==> flow/design.v <==
    localparam ADD     = 4'b0000;
    localparam SUB     = 4'b0001;
    localparam OR      = 4'b0010;
    localparam AND     = 4'b0011;
    localparam XOR     = 4'b0100;
    localparam NOT     = 4'b0101;
    localparam READ    = 4'b0110;
    localparam WRITE   = 4'b0111;
    localparam LOAD    = 4'b1000;
    localparam CMP     = 4'b1001;
    localparam SHIFT   = 4'b1010;
    localparam JMP     = 4'b1011;
    localparam JMPC    = 4'b1100;
    localparam SPECIAL = 4'b1101;
    localparam STACK   = 4'b1110;
    localparam MEM_NOP   = 2'b00;
    localparam MEM_READ  = 2'b01;
    localparam MEM_WRITE = 2'b10;
    localparam CMP_EQ_BIT       = 0;
    localparam CMP_RA_GT_RB_BIT = 1;
    localparam CMP_RB_GT_RA_BIT = 2;
    localparam CMP_RA_ZERO_BIT  = 3;
    localparam CMP_RB_ZERO_BIT  = 4;
    localparam CMP_CODE_EQ       = 3'b000;
    localparam CMP_CODE_RA_GT_RB = 3'b001;
    localparam CMP_CODE_RB_GT_RA = 3'b010;
    localparam CMP_CODE_RA_ZERO  = 3'b011;
    localparam CMP_CODE_RB_ZERO  = 3'b100;
    localparam FETCH         = 10'b0000000001;
    localparam DECODE        = 10'b0000000010;
    localparam REG_READ      = 10'b0000000100;
    localparam EXEC          = 10'b0000001000;
    localparam STORE         = 10'b0000010000;
    localparam REG_WRITE     = 10'b0000100000;
    localparam FETCH_IRQ_NUM = 10'b0001000000;
    localparam SAVE_PC       = 10'b0010000000;
    localparam ENTER_ISR     = 10'b0100000000;
    localparam DECREMENT_SP  = 10'b1000000000;
    localparam RAM_SIZE  = 16'h8000;
    localparam APP       = 16'h0064;
    localparam TIMER1_COUNT         = RAM_SIZE - 10;
    localparam TIMER_ENABLE         = RAM_SIZE - 9;
    localparam UART_1_RW            = RAM_SIZE - 2;
    localparam UART_1_RX_DATA_READY = RAM_SIZE - 1;
    localparam UART_1_TX_READY      = RAM_SIZE;
module alu(input wire I_clk,
    input wire I_reset,
    input wire I_enable,
    input wire[3:0] I_opcode,
    input wire I_opcode_mode,
    input wire[7:0] I_immediate,
    input wire[15:0] I_pc,
    input wire[15:0] I_rA,
    input wire[15:0] I_rB,
    input wire[2:0] I_compare_code,
    input wire I_irq_active,
    output reg[15:0] O_out,
    output reg O_write_rD,
    output reg O_write_pc,
    output reg O_irq_enable,
    output reg[1:0] O_memory_size,
    output reg[1:0] O_memory_mode);
     localparam ADD     = 4'b0000;
    localparam SUB     = 4'b0001;
    localparam OR      = 4'b0010;
    localparam AND     = 4'b0011;
    localparam XOR     = 4'b0100;
    localparam NOT     = 4'b0101;
    localparam READ    = 4'b0110;
    localparam WRITE   = 4'b0111;
    localparam LOAD    = 4'b1000;
    localparam CMP     = 4'b1001;
    localparam SHIFT   = 4'b1010;
    localparam JMP     = 4'b1011;
    localparam JMPC    = 4'b1100;
    localparam SPECIAL = 4'b1101;
    localparam STACK   = 4'b1110;
     localparam MEM_NOP   = 2'b00;
    localparam MEM_READ  = 2'b01;
    localparam MEM_WRITE = 2'b10;
     localparam CMP_EQ_BIT       = 0;
    localparam CMP_RA_GT_RB_BIT = 1;
    localparam CMP_RB_GT_RA_BIT = 2;
    localparam CMP_RA_ZERO_BIT  = 3;
    localparam CMP_RB_ZERO_BIT  = 4;
    localparam CMP_CODE_EQ       = 3'b000;
    localparam CMP_CODE_RA_GT_RB = 3'b001;
    localparam CMP_CODE_RB_GT_RA = 3'b010;
    localparam CMP_CODE_RA_ZERO  = 3'b011;
    localparam CMP_CODE_RB_ZERO  = 3'b100;
localparam OPCODE_MODE_SIGNED = 1'b0;
localparam OPCODE_MODE_UNSIGNED = 1'b1;
localparam OPCODE_MODE_HI = 1'b1;
localparam OPCODE_MODE_LO = 1'b0;
localparam OPCODE_MODE_IMMEDIATE = 1'b1;
reg irq_recover;
always @(posedge I_clk)
begin: ALU
    if (I_reset) begin
        O_irq_enable <= 0;
        irq_recover <= 0;
    end
    else begin
    if (I_enable == 1) begin
        if (I_opcode == ADD)
        begin
            if (I_opcode_mode == OPCODE_MODE_SIGNED)
            begin
                if (I_immediate[0] == 1) begin
                    O_out <= $signed(I_rA) + $signed({{12{I_immediate[4]}}, I_immediate[4:1]});
                end
                else begin
                    O_out <= $signed(I_rA) + $signed(I_rB);
                end
            end
            else begin
                if (I_immediate[0] == 1) begin
                    O_out <= $unsigned(I_rA) + $unsigned({12'b0, I_immediate[4:1]});
                end
                else begin
                    O_out <= $unsigned(I_rA) + $unsigned(I_rB);
                end
            end
            O_write_pc <= 0;
            O_write_rD <= 1;
            O_memory_mode <= MEM_NOP;
            O_memory_size <= 1;
        end
        else if (I_opcode == SUB)
        begin
            if (I_opcode_mode == OPCODE_MODE_SIGNED)
            begin
                if (I_immediate[0] == 1) begin
                    O_out <= $signed(I_rA) - $signed({{12{I_immediate[4]}}, I_immediate[4:1]});
                end
                else begin
                    O_out <= $signed(I_rA) - $signed(I_rB);
                end
            end
            else begin
                if (I_immediate[0] == 1) begin
                    O_out <= $unsigned(I_rA) - $signed({12'b0, I_immediate[4:1]});
                end
                else begin
                    O_out <= $unsigned(I_rA) - $unsigned(I_rB);
                end
            end
            O_write_pc <= 0;
            O_write_rD <= 1;
            O_memory_mode <= MEM_NOP;
            O_memory_size <= 1;
        end
        else if (I_opcode == OR)
        begin
            if (I_opcode_mode == OPCODE_MODE_IMMEDIATE) begin
                O_out <= I_rA | {11'b0, I_immediate[4:0]};
            end 
            else begin 
                O_out <= I_rA | I_rB;
            end
            O_write_pc <= 0;
            O_write_rD <= 1;
            O_memory_mode <= MEM_NOP;
            O_memory_size <= 1;
        end
        else if (I_opcode == AND)
        begin
            if (I_opcode_mode == OPCODE_MODE_IMMEDIATE) begin
                O_out <= I_rA & {11'b0, I_immediate[4:0]};
            end 
            else begin 
                O_out <= I_rA & I_rB;
            end
            O_write_pc <= 0;
            O_write_rD <= 1;
            O_memory_mode <= MEM_NOP;
            O_memory_size <= 1;
        end
        else if (I_opcode == XOR)
        begin
            if (I_opcode_mode == OPCODE_MODE_IMMEDIATE) begin
                O_out <= I_rA ^ {11'b0, I_immediate[4:0]};
            end 
            else begin 
                O_out <= I_rA ^ I_rB;
            end
            O_write_pc <= 0;
            O_write_rD <= 1;
            O_memory_mode <= MEM_NOP;
            O_memory_size <= 1;
        end
        else if (I_opcode == NOT)
        begin
            O_out <= ~I_rA;
            O_write_pc <= 0;
            O_write_rD <= 1;
            O_memory_mode <= MEM_NOP;
            O_memory_size <= 1;
        end
        else if (I_opcode == READ)
        begin
            O_out <= $signed(I_rA) + $signed({{11{I_immediate[4]}}, I_immediate[4:0]});
            O_write_pc <= 0;
            O_write_rD <= 1;
            O_memory_mode <= MEM_READ;
            O_memory_size <= I_opcode_mode == 1 ? 2 : 1;
        end
        else if (I_opcode == WRITE)
        begin
            O_out <= $signed(I_rA) + $signed({{11{I_immediate[4]}}, I_immediate[4:0]});
            O_write_pc <= 0;
            O_write_rD <= 0;
            O_memory_mode <= MEM_WRITE;
            O_memory_size <= I_opcode_mode == 1 ? 2 : 1;
        end
        else if (I_opcode == LOAD)
        begin
            if (I_opcode_mode == OPCODE_MODE_HI)
            begin
                O_out[15:8] <= I_immediate;
                O_out[7:0] <= 0;
            end
            else begin
                O_out[15:8] <= 0;
                O_out[7:0] <= I_immediate;
            end
            O_write_pc <= 0;
            O_write_rD <= 1;
            O_memory_mode <= MEM_NOP;
            O_memory_size <= 1;
        end
        else if (I_opcode == CMP)
        begin
            if (I_opcode_mode == OPCODE_MODE_SIGNED)
            begin
                O_out[CMP_RB_GT_RA_BIT] <= $signed(I_rA) < $signed(I_rB) ? 1 : 0;
                O_out[CMP_RA_GT_RB_BIT] <= $signed(I_rA) > $signed(I_rB) ? 1 : 0;
                O_out[CMP_EQ_BIT]       <= $signed(I_rA) == $signed(I_rB) ? 1 : 0;
                O_out[CMP_RA_ZERO_BIT]  <= $signed(I_rA) == 0 ? 1 : 0;
                O_out[CMP_RB_ZERO_BIT]  <= $signed(I_rB) == 0 ? 1 : 0;
            end
            else
            begin
                O_out[CMP_RB_GT_RA_BIT] <= $unsigned(I_rA) < $unsigned(I_rB) ? 1 : 0;
                O_out[CMP_RA_GT_RB_BIT] <= $unsigned(I_rA) > $unsigned(I_rB) ? 1 : 0;
                O_out[CMP_EQ_BIT]       <= $unsigned(I_rA) == $unsigned(I_rB) ? 1 : 0;
                O_out[CMP_RA_ZERO_BIT]  <= $unsigned(I_rA) == 0 ? 1 : 0;
                O_out[CMP_RB_ZERO_BIT]  <= $unsigned(I_rB) == 0 ? 1 : 0;
            end
            O_out[15:5] <= 0;
            O_write_pc <= 0;
            O_write_rD <= 1;
            O_memory_mode <= MEM_NOP;
            O_memory_size <= 1;
        end
        else if (I_opcode == SHIFT)
        begin
            if (I_opcode_mode == 1) begin
                O_out <= I_rA >> $unsigned(I_immediate);
            end
            else begin
                O_out <= I_rA << $unsigned(I_immediate);
            end
            O_write_pc <= 0;
            O_write_rD <= 1;
            O_memory_mode <= MEM_NOP;
            O_memory_size <= 1;
        end
        else if (I_opcode == JMP)
        begin
            if (I_opcode_mode == 0) begin
                O_out <= $signed(I_pc) + $signed({{8{I_immediate[7]}}, I_immediate});
            end
            else begin
                O_out <= I_rA;
            end
            O_write_pc <= 1;
            O_write_rD <= 0;
            O_memory_mode <= MEM_NOP;
            O_memory_size <= 1;
        end
        else if (I_opcode == JMPC)
        begin
            if (I_opcode_mode == 1) begin
                O_out <= $signed(I_pc) + $signed({{8{I_immediate[4]}}, I_immediate});
            end
            else begin
                O_out <= I_rB;
            end
            O_memory_mode <= MEM_NOP;
            O_memory_size <= 1;
            O_write_rD <= 0;
            if (I_compare_code == CMP_CODE_EQ)
            begin
                O_write_pc <= I_rA[CMP_EQ_BIT] == 1 ? 1 : 0;
            end
            else if(I_compare_code == CMP_CODE_RA_GT_RB)
            begin
                O_write_pc <= I_rA[CMP_RA_GT_RB_BIT] == 1 ? 1 : 0;
            end
            else if(I_compare_code == CMP_CODE_RB_GT_RA)
            begin
                O_write_pc <= I_rA[CMP_RB_GT_RA_BIT] == 1 ? 1 : 0;
            end
            else if(I_compare_code == CMP_CODE_RA_ZERO)
            begin
                O_write_pc <= I_rA[CMP_RA_ZERO_BIT] == 1 ? 1 : 0;
            end
            else if(I_compare_code == CMP_CODE_RB_ZERO)
            begin
                O_write_pc <= I_rA[CMP_RB_ZERO_BIT] == 1 ? 1 : 0;
            end
        end
        else if(I_opcode == SPECIAL)
        begin
            if (I_immediate[2:0] == 3'b000) begin 
                O_out <= I_pc;
                O_memory_mode <= MEM_NOP;
                O_write_rD <= 1;
                O_write_pc <= 0;
                O_memory_size <= 1;
            end
            else if (I_immediate[2:0] == 3'b001) begin 
                O_out <= I_pc;
                O_memory_mode <= MEM_NOP;
                O_write_rD <= 0;
                O_write_pc <= 0;
                O_memory_size <= 1;
                O_irq_enable <= 1;
                irq_recover <= 1;
            end
            else if (I_immediate[2:0] == 3'b010) begin 
                O_out <= I_pc;
                O_memory_mode <= MEM_NOP;
                O_write_rD <= 0;
                O_write_pc <= 0;
                O_memory_size <= 1;
                O_irq_enable <= 0;
                irq_recover <= 0;
            end
            else if (I_immediate[2:0] == 3'b100) begin 
                O_out <= $signed(I_rA) + 2;
                O_memory_mode <= MEM_READ;
                O_write_rD <= 0;
                O_write_pc <= 1;
                O_memory_size <= 2;
                O_irq_enable <= irq_recover;
            end
        end
        else if(I_opcode == STACK)
        begin
            if (I_opcode_mode == 0) begin
                O_out <= $signed(I_rA) - 2;
                O_memory_mode <= MEM_WRITE;
                O_write_rD <= 1;
                O_write_pc <= 0;
                O_memory_size <= 2;
            end 
            else if (I_opcode_mode == 1) begin
                O_out <= $signed(I_rA) + 2;
                O_memory_mode <= MEM_READ;
                O_write_rD <= 1;
                O_write_pc <= 0;
                O_memory_size <= 2;
            end
        end
    end
    if (I_irq_active) begin
        O_irq_enable <= 0;
    end
    end
end
endmodule
module ctrl_unit(input wire I_clk, 
    input wire I_reset,
    /*verilator lint_off UNUSED*/
    input wire[15:0] I_instruction,
    input wire I_mem_ready,
    input wire I_data_ready,
    input wire I_irq_enabled,
    input wire I_irq_active,
    output reg O_irq_ack,
    output reg[9:0] O_state,
    output reg O_execute,
    output reg O_push_pc);
     localparam ADD     = 4'b0000;
    localparam SUB     = 4'b0001;
    localparam OR      = 4'b0010;
    localparam AND     = 4'b0011;
    localparam XOR     = 4'b0100;
    localparam NOT     = 4'b0101;
    localparam READ    = 4'b0110;
    localparam WRITE   = 4'b0111;
    localparam LOAD    = 4'b1000;
    localparam CMP     = 4'b1001;
    localparam SHIFT   = 4'b1010;
    localparam JMP     = 4'b1011;
    localparam JMPC    = 4'b1100;
    localparam SPECIAL = 4'b1101;
    localparam STACK   = 4'b1110;
     localparam FETCH         = 10'b0000000001;
    localparam DECODE        = 10'b0000000010;
    localparam REG_READ      = 10'b0000000100;
    localparam EXEC          = 10'b0000001000;
    localparam STORE         = 10'b0000010000;
    localparam REG_WRITE     = 10'b0000100000;
    localparam FETCH_IRQ_NUM = 10'b0001000000;
    localparam SAVE_PC       = 10'b0010000000;
    localparam ENTER_ISR     = 10'b0100000000;
    localparam DECREMENT_SP  = 10'b1000000000;
reg mem_wait, wait_irq_number, irq_save_pc;
reg[15:0] instr;
always @(posedge I_clk)
begin: CTRL_UNIT
    if (I_reset == 1) 
    begin
        mem_wait <= 0;
        O_state <= 1;
        O_execute <= 0;
        O_irq_ack <= 0;
        O_push_pc <= 0;
        wait_irq_number <= 0;
        irq_save_pc <= 0;
    end
    else if (O_state == FETCH)
    begin
        if (I_mem_ready == 1 && mem_wait == 0)
        begin
            O_execute <= 1;
            mem_wait <= 1;
        end
        else if (mem_wait == 1)
        begin
            O_execute <= 0;
            if (I_data_ready == 1)
            begin
                mem_wait <= 0;
                O_state <= DECODE;
            end
        end
    end
    else if (O_state == DECODE)
    begin
        O_state <= REG_READ;
        instr <= I_instruction;
    end
    else if (O_state == REG_READ)
    begin
        O_state <= EXEC;
    end
    else if (O_state == EXEC)
    begin
        if (instr[15:12] == WRITE || instr[15:12] == READ || (instr[15:12] == SPECIAL && instr[2:0] == 3'b100) || instr[15:12] == STACK)
        begin
            if (I_mem_ready == 1 && mem_wait == 0)
            begin
                O_execute <= 1;
                mem_wait <= 1;
            end
            O_state <= STORE; 
        end
        else 
        begin
            O_state <= REG_WRITE;
        end
    end
    else if (O_state == STORE)
    begin
        if (I_mem_ready == 1 && mem_wait == 0)
        begin
            O_execute <= 1;
            mem_wait <= 1;
        end
        else if (mem_wait == 1)
        begin
            O_execute <= 0;
            if (((instr[15:12] == WRITE || (instr[15:12] == STACK && instr[8] == 0)) && I_mem_ready == 1) 
                || ((instr[15:12] == READ || (instr[15:12] == SPECIAL && instr[2:0] == 3'b100) || (instr[15:12] == STACK && instr[8])) && I_data_ready == 1))
            begin
                mem_wait <= 0;
                O_state <= REG_WRITE;
            end
        end
    end
    else if (O_state == REG_WRITE)
    begin
        if ((instr[15:12] == STACK && instr[8]) || (instr[15:12] == SPECIAL && instr[2:0] == 3'b100)) begin
            O_state <= DECREMENT_SP;
        end
        else begin
if (I_irq_enabled && I_irq_active && irq_save_pc == 0) begin
                O_irq_ack <= 1;
                O_state <= FETCH_IRQ_NUM;
            end
            else if (irq_save_pc == 1) begin
                irq_save_pc <= 0;
                O_push_pc <= 0;
                O_state <= ENTER_ISR;
            end
            else begin
                O_state <= FETCH;
            end
        end
    end
    else if (O_state == FETCH_IRQ_NUM) begin
        O_irq_ack <= 0;
        if (wait_irq_number == 1) begin
            O_state <= SAVE_PC;
            wait_irq_number <= 0;
        end
        else begin
            wait_irq_number <= 1;
        end
    end
    else if (O_state == SAVE_PC) begin
        irq_save_pc <= 1;
        O_push_pc <= 1;
        O_irq_ack <= 0;
        O_state <= DECODE;
    end
    else if (O_state == ENTER_ISR) begin
        O_state <= FETCH;
    end
    else if (O_state == DECREMENT_SP) begin
        if (I_irq_enabled && I_irq_active && irq_save_pc == 0) begin
            O_irq_ack <= 1;
            O_state <= FETCH_IRQ_NUM;
        end
        else if (irq_save_pc == 1) begin
            irq_save_pc <= 0;
            O_push_pc <= 0;
            O_state <= ENTER_ISR;
        end
        else begin
            O_state <= FETCH;
        end
    end
end
endmodule
module decoder(input wire I_clk,
    input wire I_reset, 
    input wire I_enable,
    input wire[15:0] I_instruction,
    output reg [3:0] O_opcode,
    output reg[2:0] O_rD_select,
    output reg[1:0] O_rD_write_pos,
    output reg[2:0] O_rA_select,
    output reg[2:0] O_rB_select,
    output reg[7:0] O_immediate,
    output reg O_mode);
     localparam ADD     = 4'b0000;
    localparam SUB     = 4'b0001;
    localparam OR      = 4'b0010;
    localparam AND     = 4'b0011;
    localparam XOR     = 4'b0100;
    localparam NOT     = 4'b0101;
    localparam READ    = 4'b0110;
    localparam WRITE   = 4'b0111;
    localparam LOAD    = 4'b1000;
    localparam CMP     = 4'b1001;
    localparam SHIFT   = 4'b1010;
    localparam JMP     = 4'b1011;
    localparam JMPC    = 4'b1100;
    localparam SPECIAL = 4'b1101;
    localparam STACK   = 4'b1110;
always @(posedge I_clk)
begin: decoder
    if (I_enable == 1 && I_reset == 0)
    begin
        O_opcode    <= I_instruction[15:12];
        O_rD_select <= I_instruction[11:9];
        O_rA_select <= I_instruction[7:5];
        O_rB_select <= I_instruction[4:2];
        O_mode      <= I_instruction[8];
        if (I_instruction[15:12] == WRITE)
        begin
            O_immediate <= {{3{I_instruction[11]}}, I_instruction[11:9], I_instruction[1:0]}; 
            O_rD_write_pos <= 0;
        end
        else if(I_instruction[15:12] == LOAD || I_instruction[15:12] == JMP)
        begin
            O_immediate <= I_instruction[7:0];
            if (I_instruction[8] == 0) begin
                O_rD_write_pos <= 1;
            end
            else begin
                O_rD_write_pos <= 2;
            end
        end
        else begin
            O_immediate <= {{3{I_instruction[4]}}, I_instruction[4:0]};
            O_rD_write_pos <= 0;
        end
    end
end
endmodule
module mem_ctrl(input wire I_clk,
    input wire I_reset, 
    input wire I_exec,
    input wire I_write,
    input wire[1:0] I_size,
    input wire[15:0] I_addr, 
    input wire[15:0] I_data,
    input wire MEM_ready,
    input wire[15:0] MEM_data_in,
    input wire MEM_data_ready,
    output reg[15:0] O_data, 
    output reg O_data_ready,
    output reg O_ready,
    output reg MEM_exec,
    output reg MEM_write,
    output reg[15:0] MEM_addr,
    output reg[1:0] MEM_size,
    output reg[15:0] MEM_data_out);
reg[1:0] state;
always @(*)
begin
    MEM_addr = I_addr;
    MEM_write = I_write;
    MEM_size = I_size;
    MEM_data_out = I_data;
    O_data = MEM_data_in;
    if (state == 0)
    begin
        O_ready = MEM_ready && !I_exec;
    end
    else
    begin
        O_ready = 0;
    end
end
always @(posedge I_clk)
begin: MEM_CTRL
    if (I_reset == 1) begin
        state <= 0;
        MEM_exec <= 0;
        O_data_ready <= 0;
    end
    else begin
        if (state == 0 && I_exec == 1 && MEM_ready == 1) 
        begin
            O_data_ready <= 0;
            MEM_exec <= 1;
            if (I_write == 1) 
            begin
                state <= 2;
            end
            else
            begin
                state <= 1;
            end
        end
        else if (state == 1)
        begin
            MEM_exec <= 0;
            if (MEM_data_ready == 1)
            begin
                O_data_ready <= 1;
                state <= 2;  
            end
        end
        else if (state == 2)
        begin
            MEM_exec <= 0;
            O_data_ready <= 0;
            if (MEM_ready == 1)
            begin
                state <= 0;
            end
        end
    end
end
endmodule
module pc(input wire I_clk,
    input wire I_reset,
    input wire I_enable,
    input wire[15:0] I_in,
    input wire I_write,
    output reg[15:0] O_out);
always @(posedge I_clk)
begin: PC
    if (I_reset == 1) begin
        O_out <= 0;
    end
    else if (I_enable == 1)
    begin
        if (I_write == 1)
        begin
            O_out <= I_in;
        end
        else begin
            O_out <= O_out + 2;
        end
    end
end
endmodule
module register(input wire I_clk,
    input wire I_reset, 
    input wire I_enable,
    input wire[2:0] I_rD_select,
    input wire[2:0] I_rA_select,
    input wire[2:0] I_rB_select,
    input wire[15:0] I_rD_in,
    input wire I_rD_write,
    input wire[1:0] I_rD_write_pos,
    output reg[15:0] O_rA_out,
    output reg[15:0] O_rB_out);
reg[15:0] registers[0:7];
integer i;
always @(posedge I_clk)
begin: register
    if (I_reset) begin
        for (i=0; i < 8; i=i+1) begin
            registers[i] <= 0;
        end
    end
    else if (I_enable == 1)
    begin
        O_rA_out <= registers[I_rA_select];
        O_rB_out <= registers[I_rB_select];
        if (I_rD_write == 1)
        begin
            if (I_rD_write_pos == 0) begin
                registers[I_rD_select] <= I_rD_in;
            end
            else if (I_rD_write_pos == 1) begin
                registers[I_rD_select][7:0] <= I_rD_in[7:0];
            end
            else if(I_rD_write_pos == 2) begin
                registers[I_rD_select][15:8] <= I_rD_in[15:8];
            end
        end
    end
end
endmodule
module core(input wire I_clk, 
    input wire I_reset,
    input wire I_irq_active,
    input wire MEM_ready,
    input wire[15:0] MEM_data_in, 
    input wire MEM_data_ready,
    output reg O_irq_ack,
    output reg MEM_exec, 
    output reg MEM_write,
    output reg[1:0] MEM_size, 
    output reg[15:0] MEM_addr, 
    output reg[15:0] MEM_data_out);
     localparam ADD     = 4'b0000;
    localparam SUB     = 4'b0001;
    localparam OR      = 4'b0010;
    localparam AND     = 4'b0011;
    localparam XOR     = 4'b0100;
    localparam NOT     = 4'b0101;
    localparam READ    = 4'b0110;
    localparam WRITE   = 4'b0111;
    localparam LOAD    = 4'b1000;
    localparam CMP     = 4'b1001;
    localparam SHIFT   = 4'b1010;
    localparam JMP     = 4'b1011;
    localparam JMPC    = 4'b1100;
    localparam SPECIAL = 4'b1101;
    localparam STACK   = 4'b1110;
     localparam FETCH         = 10'b0000000001;
    localparam DECODE        = 10'b0000000010;
    localparam REG_READ      = 10'b0000000100;
    localparam EXEC          = 10'b0000001000;
    localparam STORE         = 10'b0000010000;
    localparam REG_WRITE     = 10'b0000100000;
    localparam FETCH_IRQ_NUM = 10'b0001000000;
    localparam SAVE_PC       = 10'b0010000000;
    localparam ENTER_ISR     = 10'b0100000000;
    localparam DECREMENT_SP  = 10'b1000000000;
     localparam MEM_NOP   = 2'b00;
    localparam MEM_READ  = 2'b01;
    localparam MEM_WRITE = 2'b10;
    localparam RAM_SIZE  = 16'h8000;
    localparam APP       = 16'h0064;
    localparam TIMER1_COUNT         = RAM_SIZE - 10;
    localparam TIMER_ENABLE         = RAM_SIZE - 9;
    localparam UART_1_RW            = RAM_SIZE - 2;
    localparam UART_1_RX_DATA_READY = RAM_SIZE - 1;
    localparam UART_1_TX_READY      = RAM_SIZE;
localparam PUSH_PC_INSTRUCTION = {STACK, 4'b1110, {3{1'b1}}, 5'b00001};
reg alu_enable, decoder_enable, register_enable, pc_enable, mem_enable;
wire push_pc;
reg write_rD, pc_write, mem_write;
wire alu_pc_write, mem_ready, mem_execute, mem_data_ready, alu_write_rD, mode, irq_ack, alu_irq_enable;
wire[1:0] rD_write_pos;
reg[1:0] memory_mode, memory_size, alu_memory_size;
reg[2:0] reg_rD_select, rD_select, rA_select, rB_select;
reg[3:0] opcode;
reg[7:0] immediate;
reg[15:0] irq_number, pc_out, pc_in, rA_out, rB_out, alu_out, register_in, instruction, mem_addr, mem_data_in, mem_data_out;
/*verilator lint_off UNUSED*/
reg[9:0] state;
reg read_irq_number;
reg[15:0] instruction_q;
alu alu(.I_clk(I_clk),
    .I_reset(I_reset), 
    .I_enable(alu_enable),
    .I_opcode(opcode),
    .I_opcode_mode(mode),
    .I_immediate(immediate),
    .I_pc(pc_out),
    .I_rA(rA_out),
    .I_rB(rB_out),
    .I_compare_code(rD_select),
    .I_irq_active(irq_ack),
    .O_memory_mode(memory_mode),
    .O_memory_size(alu_memory_size),
    .O_out(alu_out),
    .O_write_rD(alu_write_rD),
    .O_write_pc(alu_pc_write),
    .O_irq_enable(alu_irq_enable));
ctrl_unit ctrl_unit(.I_clk(I_clk),
    .I_reset(I_reset),
    .I_irq_active(I_irq_active),
    .I_irq_enabled(alu_irq_enable), 
    .I_instruction(instruction),
    .I_mem_ready(mem_ready),
    .I_data_ready(mem_data_ready),
    .O_irq_ack(irq_ack),
    .O_state(state),
    .O_execute(mem_execute),
    .O_push_pc(push_pc));
decoder decoder(.I_clk(I_clk), 
    .I_reset(I_reset), 
    .I_enable(decoder_enable),
    .I_instruction(instruction),
    .O_opcode(opcode),
    .O_rD_select(rD_select),
    .O_rD_write_pos(rD_write_pos),
    .O_rA_select(rA_select),
    .O_rB_select(rB_select),
    .O_immediate(immediate),
    .O_mode(mode));
mem_ctrl mem_ctrl(.I_clk(I_clk), 
    .I_reset(I_reset), 
    .I_exec(mem_execute),
    .I_write(mem_write),
    .I_size(memory_size),
    .I_addr(mem_addr),
    .I_data(mem_data_in),
    .O_data(mem_data_out),
    .O_data_ready(mem_data_ready),
    .O_ready(mem_ready),
    .MEM_ready(MEM_ready),
    .MEM_exec(MEM_exec),
    .MEM_write(MEM_write),
    .MEM_size(MEM_size),
    .MEM_addr(MEM_addr),
    .MEM_data_out(MEM_data_out),
    .MEM_data_in(MEM_data_in),
    .MEM_data_ready(MEM_data_ready));
register register(.I_clk(I_clk), 
    .I_reset(I_reset), 
    .I_enable(register_enable),
    .I_rD_write(write_rD),
    .I_rD_select(reg_rD_select),
    .I_rD_write_pos(rD_write_pos),
    .I_rA_select(rA_select),
    .I_rB_select(rB_select),
    .O_rA_out(rA_out),
    .O_rB_out(rB_out),
    .I_rD_in(register_in));
pc pc(.I_clk(I_clk),
    .I_reset(I_reset), 
    .I_in(pc_in),
    .I_enable(pc_enable),
    .I_write(pc_write),
    .O_out(pc_out));
always @(posedge I_clk)
begin: INSTRUCTION_HOLD
    if (state == DECODE) begin
        instruction_q <= instruction;
    end
end
always @(posedge I_clk)
begin: IRQ_READ_NUMBER
    if (I_reset == 1) begin
        read_irq_number <= 0;
    end
    else if (irq_ack == 1) begin
        read_irq_number <= 1;
    end
    if (read_irq_number == 1) begin
        irq_number <= MEM_data_in;
        read_irq_number <= 0;
    end
end
always @(*)
begin
    begin
        if (state == DECODE) begin
            instruction = push_pc ? PUSH_PC_INSTRUCTION : MEM_data_in; 
        end
        else begin
            instruction = instruction_q;
        end
        decoder_enable = state == DECODE;
        register_enable = (state == REG_READ) || (state == REG_WRITE) || (state == DECREMENT_SP);
        alu_enable = state == EXEC;
        mem_enable = (state == STORE) || (state == SAVE_PC);
        pc_enable = (state == REG_WRITE) || (state == ENTER_ISR);
        mem_data_in = (opcode == STACK && instruction[0] == 1) ? pc_out : rB_out;
        write_rD = ((state == REG_WRITE) && alu_write_rD) || (state == DECREMENT_SP);
        memory_size = (state == FETCH) ? 2 : alu_memory_size;
        O_irq_ack = irq_ack;
        if (state != FETCH && ((opcode == SPECIAL && instruction[2:0] == 3'b100) || (opcode == STACK && instruction[8] == 1))) begin
            mem_addr = rA_out;
        end
        else begin
            mem_addr = mem_enable ? alu_out : pc_out;
        end
        if (state == DECREMENT_SP) begin
            reg_rD_select = rA_select;
        end
        else begin
            reg_rD_select = rD_select;
        end
        if (state == ENTER_ISR) begin
            pc_in = APP + irq_number * 2;
            pc_write = 1;
        end
        else if (instruction[15:12] == SPECIAL && instruction[2:0] == 3'b100) begin
            pc_in = mem_data_out;
            pc_write = 1;
        end
        else begin
            pc_in = alu_out;
            pc_write = alu_pc_write;
        end
        if (memory_mode == MEM_READ && state != DECREMENT_SP) begin
            register_in = mem_data_out;
        end
        else begin
            register_in = alu_out;
        end
        if (mem_enable && memory_mode == MEM_WRITE)
        begin
            mem_write = 1;
        end
        else begin
            mem_write = 0;
        end
    end
end
endmodule
From RTL to reports: core
What the tools print for core, step after step. Line numbers count from 1 in the design file above. Operators: Yosys type, input widths -> output width; for muxes data width and select width s. Library cell names are shortened. A cell with n/a has no value.

Top module: core. Clock input: I_clk. Library: sky130hd. Timing corner: tt_025C_1v80.

After elaboration
Source: Yosys, flattened and elaborated, memories not mapped. Widths are those after wreduce. Registers that Yosys merges into a memory's read port (data or address) are not register bits. Print and check cells do not count. Memory sizes are those after Yosys's memory passes, which may raise the word count (mostly to a power of two), join words into wider ones and drop unused or constant bits.

The figure for register bits is 132. The entry for bits in writable memories reads 128. Memories: 1. The entry for input bits reads 21. Under output and inout bits stands 37. The entry for elaborated cells reads 673.

The entry for add/sub/neg operators reads 15. For magnitude comparators the number is 4. Eq/ne operators: 70. Shift-type cells: 2. The entry for muxes and demuxes reads 436. The figure for bitwise logic cells is 34. Under reduce/logical cells stands 75.

Memories: register.registers (depth 8, width 16, line 708) `reg[15:0] registers[0:7];`.

Operators by type and width (count): $mux 16 (24); $mux 8 (37); $mux 1 (285); $mux 10 (19); $mux 3 (34); $mux 2 (35); $logic_not 32->1 (2); $eq 4x4->1 const B (12); $reduce_and 17->1 (2); $add 16x16->16 (2); $sub 16x16->16 (2); $gt 16x16->1 (2); $lt 16x16->1 (2); $eq 16x16->1 (2); $add 16x4->16 (2); $sub 16x4->16 (2); $logic_not 16->1 (2); $eq 4x3->1 const B (7); $not 1->1 (25); $logic_and 1x1->1 (20); $ne 18x5->1 const B (1); $ne 18x6->1 const B (1); $and 16x16->16 (1); $or 16x16->16 (1); $xor 16x16->16 (1); $add 16x2->16 const B (1); $add 16x3->16 const B (1); $sub 16x3->16 const B (1).

Not listed: further kinds 62, cells in them 110.

Depth
Longest topological path by Yosys (ltp), each cell counted once; first at word level (registers and memories cut), then after technology mapping (sequential cells cut; the memories' decode and read muxes count).

The figure for depth in word-level cells is 19. ABC_AREA: 0. Under mapped depth stands 14. The figure for gate-level depth less buffers is 13.

After synthesis
The flow's flattened synthesis, as Yosys stat reports it; memories are mapped. The netlist is that of the ABC_AREA named above (0 if unset); the other value can give another one. Totals and module areas in this step are rounded.

Cell types: edfxtp_1 (count 241, area in all 7.24E+03 um^2); mux4_2 (count 84, area in all 1.89E+03 um^2); ha_1 (count 113, area in all 1.41E+03 um^2); nor2_1 (count 325, area in all 1219.92 um^2); a21oi_1 (count 190, area in all 950.912 um^2); nand2_1 (count 248, area in all 930.893 um^2); dfxtp_1 (count 45, area in all 900.864 um^2); xnor2_1 (count 101, area in all 884.598 um^2); o21ai_0 (count 173, area in all 865.83 um^2); mux2i_1 (count 73, area in all 730.701 um^2); mux2_2 (count 46, area in all 517.997 um^2); clkbuf_1 (count 109, area in all 409.142 um^2); inv_1 (count 102, area in all 382.867 um^2); nor3_1 (count 76, area in all 380.365 um^2); a211oi_1 (count 49, area in all 367.853 um^2); nand3_1 (count 63, area in all 315.302 um^2); nand2b_1 (count 37, area in all 231.472 um^2); a31oi_1 (count 35, area in all 218.96 um^2).

Not listed: further types 71, cells in them 587.

For standard cells after synthesis the number is 2697. The entry for mapped area reads 24250 um^2. For area of sequential cells the number is 8138 um^2. The figure for flip-flop cells is 286. Buffers: 192.

The figures by module come from a second, unflattened synthesis with its own total; it is not the netlist above.

For cell total of the unflattened synthesis the number is 2833. The figure for area (unflattened synthesis) is 26540 um^2.

Each row is one instance without its submodules.

By module: alu (instances 1, cells 1635, area 11580 um^2, seq. area 700.7 um^2); register (instances 1, cells 477, area 7994 um^2, seq. area 4805 um^2); core (instances 1, cells 299, area 2978 um^2, seq. area 950.9 um^2); ctrl_unit (instances 1, cells 172, area 1524 um^2, seq. area 560.5 um^2); pc (instances 1, cells 126, area 1002 um^2, seq. area 320.3 um^2); decoder (instances 1, cells 50, area 870.8 um^2, seq. area 720.7 um^2); mem_ctrl (instances 1, cells 74, area 588.1 um^2, seq. area 100.1 um^2).

Timing after synthesis
Path of least setup slack by OpenSTA after synthesis, without wires, with an ideal clock, recovery checks aside; 20% of the period is set as input and as output delay. Where synthesis merged equal registers, the netlist keeps one of their names.

Path type: input to output. Start: in MEM_data_in[1]. End: out MEM_addr[5]. For clock period the number is 7.0 ns. The figure for input delay is 1.400 ns. For external output delay the number is 1.400 ns. The entry for time at the first pin reads 1.400 ns. The figure for arrival is 2.817 ns. The entry for required time reads 5.600 ns. Setup slack: 2.783 ns. For delay of the path the number is 1.417 ns. The figure for stages on the path is 7. The figure for buffers on the path is 1. Period reached after synthesis: 4.217 ns.

"delay of the path" = arrival - input delay + setup time. A path that ends at an output port has no setup time. "stages on the path": output pins that drive a net of the path, with the launching flip-flop's if there is one; two outputs of one cell count as two. "period reached after synthesis" is the clock period less the worst setup slack; recovery checks do not enter. This is arithmetic on one report: input and output delays are still those of the set period (20% each). The rows between start and end are the longest chain of elaborated cells between them; the timing report does not say that the signal goes this way. Where chains are equally long, one stands for them. A line is the first line of the expression or statement that the cell stems from. Yosys adds cells for indexed reads and writes and turns some case tables into memories.

Cells stage by stage: a22o_1 nor3_1 a22oi_1 nor3_1 clkbuf_1 nand2_1 o21ai_0. Under cells in the longest elaborated chain stands 7. Under elaborated cells between the ends (all ways) stands 7. Those cells by class: eq/ne (1); mux (3); reduce/logical (3).

Ends and longest elaborated chain, after synthesis: from (decl) (line 740) `input wire[15:0] MEM_data_in,`; $mux 16 (line 895) `instruction = push_pc ? PUSH_PC_INSTRUCTION : MEM_data_in;`; $mux 16 (line 894) `if (state == DECODE) begin`; $eq 3x3->1 (line 909) `if (state != FETCH && ((opcode == SPECIAL && instruction[2:0] == 3'b100) || (opcode == STACK && instruction[8] ...`; $logic_and 1x1->1 (line 909); $logic_or 1x1->1 (line 909); $logic_and 1x1->1 (line 909); $mux 16 (line 909); to (decl) (line 746) `output reg[15:0] MEM_addr,`.

Worst path after layout
From the final timing report of record 2: the path of least setup slack in the routed layout; clock arrival at registers is part of the times.

Path type: input to output. Start: in MEM_data_in[1]. End: out MEM_addr[11]. For clock period the number is 9.13 ns. The figure for input delay is 1.83 ns. For external output delay the number is 1.83 ns. The entry for time at the first pin reads 1.83 ns. The figure for arrival is 4.53 ns. The entry for required time reads 7.30 ns. Setup slack: 2.77 ns. The figure for stages on the path is 9. The figure for buffers on the path is 3.

The rows between start and end are the longest chain of elaborated cells between them; the timing report does not say that the signal goes this way. Where chains are equally long, one stands for them.

Cells stage by stage: clkdlybuf4s50_1 a22o_1 nor3_1 a22oi_1 nor3_2 buf_4 nand2_1 o21ai_0 clkdlybuf4s50_1. Under cells in the longest elaborated chain stands 7. Under elaborated cells between the ends (all ways) stands 7. Those cells by class: eq/ne (1); mux (3); reduce/logical (3).

Ends and longest elaborated chain, post-layout: from (decl) (line 740) `input wire[15:0] MEM_data_in,`; $mux 16 (line 895) `instruction = push_pc ? PUSH_PC_INSTRUCTION : MEM_data_in;`; $mux 16 (line 894) `if (state == DECODE) begin`; $eq 3x3->1 (line 909) `if (state != FETCH && ((opcode == SPECIAL && instruction[2:0] == 3'b100) || (opcode == STACK && instruction[8] ...`; $logic_and 1x1->1 (line 909); $logic_or 1x1->1 (line 909); $logic_and 1x1->1 (line 909); $mux 16 (line 909); to (decl) (line 746) `output reg[15:0] MEM_addr,`.

Nets of the timed path that keep an RTL name, with a line that drives or declares them; the list need not be complete.

Named nets, post-layout (line): ctrl_unit.I_instruction[1] (894).

Appendix: measured runs

Record of 7 stored runs of the RTL-to-layout flow on core, platform sky130hd. The runs are unordered. Constraints: input delay and output delay 20% of the set period each, output load 0.01 pF. "period achieved" is the run's clock period less its worst setup slack. It is reckoned from that one timing run; input and output delays stay at 20% of the period that was set. "worst setup path time" = time allowed to the worst setup path (clock period - input delay - output delay, where it has them) - its slack; a late launch clock adds to it, a late capture clock takes from it. "power consumption" rests on the timing tool's default activity at the inputs, not on a simulated workload. Measured values are rounded.

Record 1 has these settings: CAP_MARGIN 10; CELL_PAD_IN_SITES_DETAIL_PLACEMENT 1; CORE_ASPECT_RATIO 0.58; CORE_MARGIN 8; CORE_UTILIZATION 25; CTS_CLUSTER_DIAMETER 158; CTS_CLUSTER_SIZE 93; GPL_ROUTABILITY_DRIVEN 0; GPL_TIMING_DRIVEN 0; MAX_ROUTING_LAYER met4; MIN_ROUTING_LAYER met2; PLACE_DENSITY_LB_ADDON 0.14; SETUP_SLACK_MARGIN 0.79; period_ns 6.04; SLEW_MARGIN 20. Outcome: did not finish, routing stopped with GRT-0116.

Record 2 has these settings: CELL_PAD_IN_SITES_DETAIL_PLACEMENT 1; CORE_ASPECT_RATIO 0.68; CORE_UTILIZATION 16; period_ns 9.13; CAP_MARGIN 20; CORE_MARGIN 2; SLEW_MARGIN 20. The post-synthesis cell area is 24250 um^2. For the area inside the die boundary the run shows 154700 um^2. The standard-cell area of the final layout comes to 28070 um^2. For the utilization after layout the run shows 18.7 %. The worst setup slack after layout reads 2.774 ns. The setup TNS is 0.000 ns. The worst hold slack after layout comes to 0.480 ns. The power consumption is 2.781 mW. The period achieved is 6.356 ns. The measured worst setup path time is 2.70 ns. Worst path kind: input to output.

Record 3 has these settings: CAP_MARGIN 10; CELL_PAD_IN_SITES_DETAIL_PLACEMENT 2; CORE_ASPECT_RATIO 0.58; CORE_MARGIN 8; CORE_UTILIZATION 25; CTS_CLUSTER_DIAMETER 158; CTS_CLUSTER_SIZE 93; GPL_ROUTABILITY_DRIVEN 0; GPL_TIMING_DRIVEN 0; HOLD_SLACK_MARGIN 0.08; MAX_ROUTING_LAYER met4; MIN_ROUTING_LAYER met2; PLACE_DENSITY_LB_ADDON 0.14; SETUP_SLACK_MARGIN 0.79; period_ns 9.81; SLEW_MARGIN 20. Outcome: did not finish, routing stopped with GRT-0116.

Record 4 has these settings: ABC_AREA 1; CAP_MARGIN 25; CELL_PAD_IN_SITES_DETAIL_PLACEMENT 0; CELL_PAD_IN_SITES_GLOBAL_PLACEMENT 1; CORE_ASPECT_RATIO 0.56; CORE_UTILIZATION 16; CTS_CLUSTER_DIAMETER 158; GPL_ROUTABILITY_DRIVEN 0; HOLD_SLACK_MARGIN 0.25; MAX_ROUTING_LAYER met5; SLEW_MARGIN 35; TNS_END_PERCENT 35; period_ns 9.13; CORE_MARGIN 2. The post-synthesis cell area is 24650 um^2. For the area inside the die boundary the run shows 157300 um^2. The standard-cell area of the final layout comes to 28720 um^2. For the utilization after layout the run shows 18.8 %. The worst setup slack after layout reads 2.548 ns. The setup TNS is 0.000 ns. The worst hold slack after layout comes to 0.466 ns. The power consumption is 3.082 mW. The period achieved is 6.582 ns. The measured worst setup path time is 2.93 ns. Worst path kind: input to output.

Record 5 has these settings: CAP_MARGIN 10; CELL_PAD_IN_SITES_DETAIL_PLACEMENT 0; CORE_ASPECT_RATIO 0.58; CORE_MARGIN 5; CORE_UTILIZATION 25; CTS_CLUSTER_DIAMETER 183; CTS_CLUSTER_SIZE 93; GPL_TIMING_DRIVEN 1; MAX_ROUTING_LAYER met4; MIN_ROUTING_LAYER met2; PLACE_DENSITY 0.92; SETUP_SLACK_MARGIN 0.79; period_ns 6.04; SLEW_MARGIN 20. Outcome: did not finish, routing stopped with GRT-0116.

Record 6 has these settings: CAP_MARGIN 10; CELL_PAD_IN_SITES_DETAIL_PLACEMENT 2; CORE_ASPECT_RATIO 0.58; CORE_MARGIN 5; CORE_UTILIZATION 25; CTS_CLUSTER_DIAMETER 380; CTS_CLUSTER_SIZE 93; GPL_TIMING_DRIVEN 1; MAX_ROUTING_LAYER met4; MIN_ROUTING_LAYER met2; PLACE_DENSITY 0.92; SETUP_SLACK_MARGIN 0.79; period_ns 6.04; SLEW_MARGIN 20. Outcome: did not finish, routing stopped with GRT-0116.

Record 7 has these settings: CELL_PAD_IN_SITES_GLOBAL_PLACEMENT 0; CORE_ASPECT_RATIO 1.01; CORE_MARGIN 3; CORE_UTILIZATION 61; GPL_ROUTABILITY_DRIVEN 1; GPL_TIMING_DRIVEN 0; MIN_ROUTING_LAYER met2; PLACE_DENSITY_LB_ADDON 0.01; SETUP_SLACK_MARGIN 0.47; SLEW_MARGIN 35; period_ns 5.03; CAP_MARGIN 20. Outcome: did not finish, routing stopped with GRT-0116.
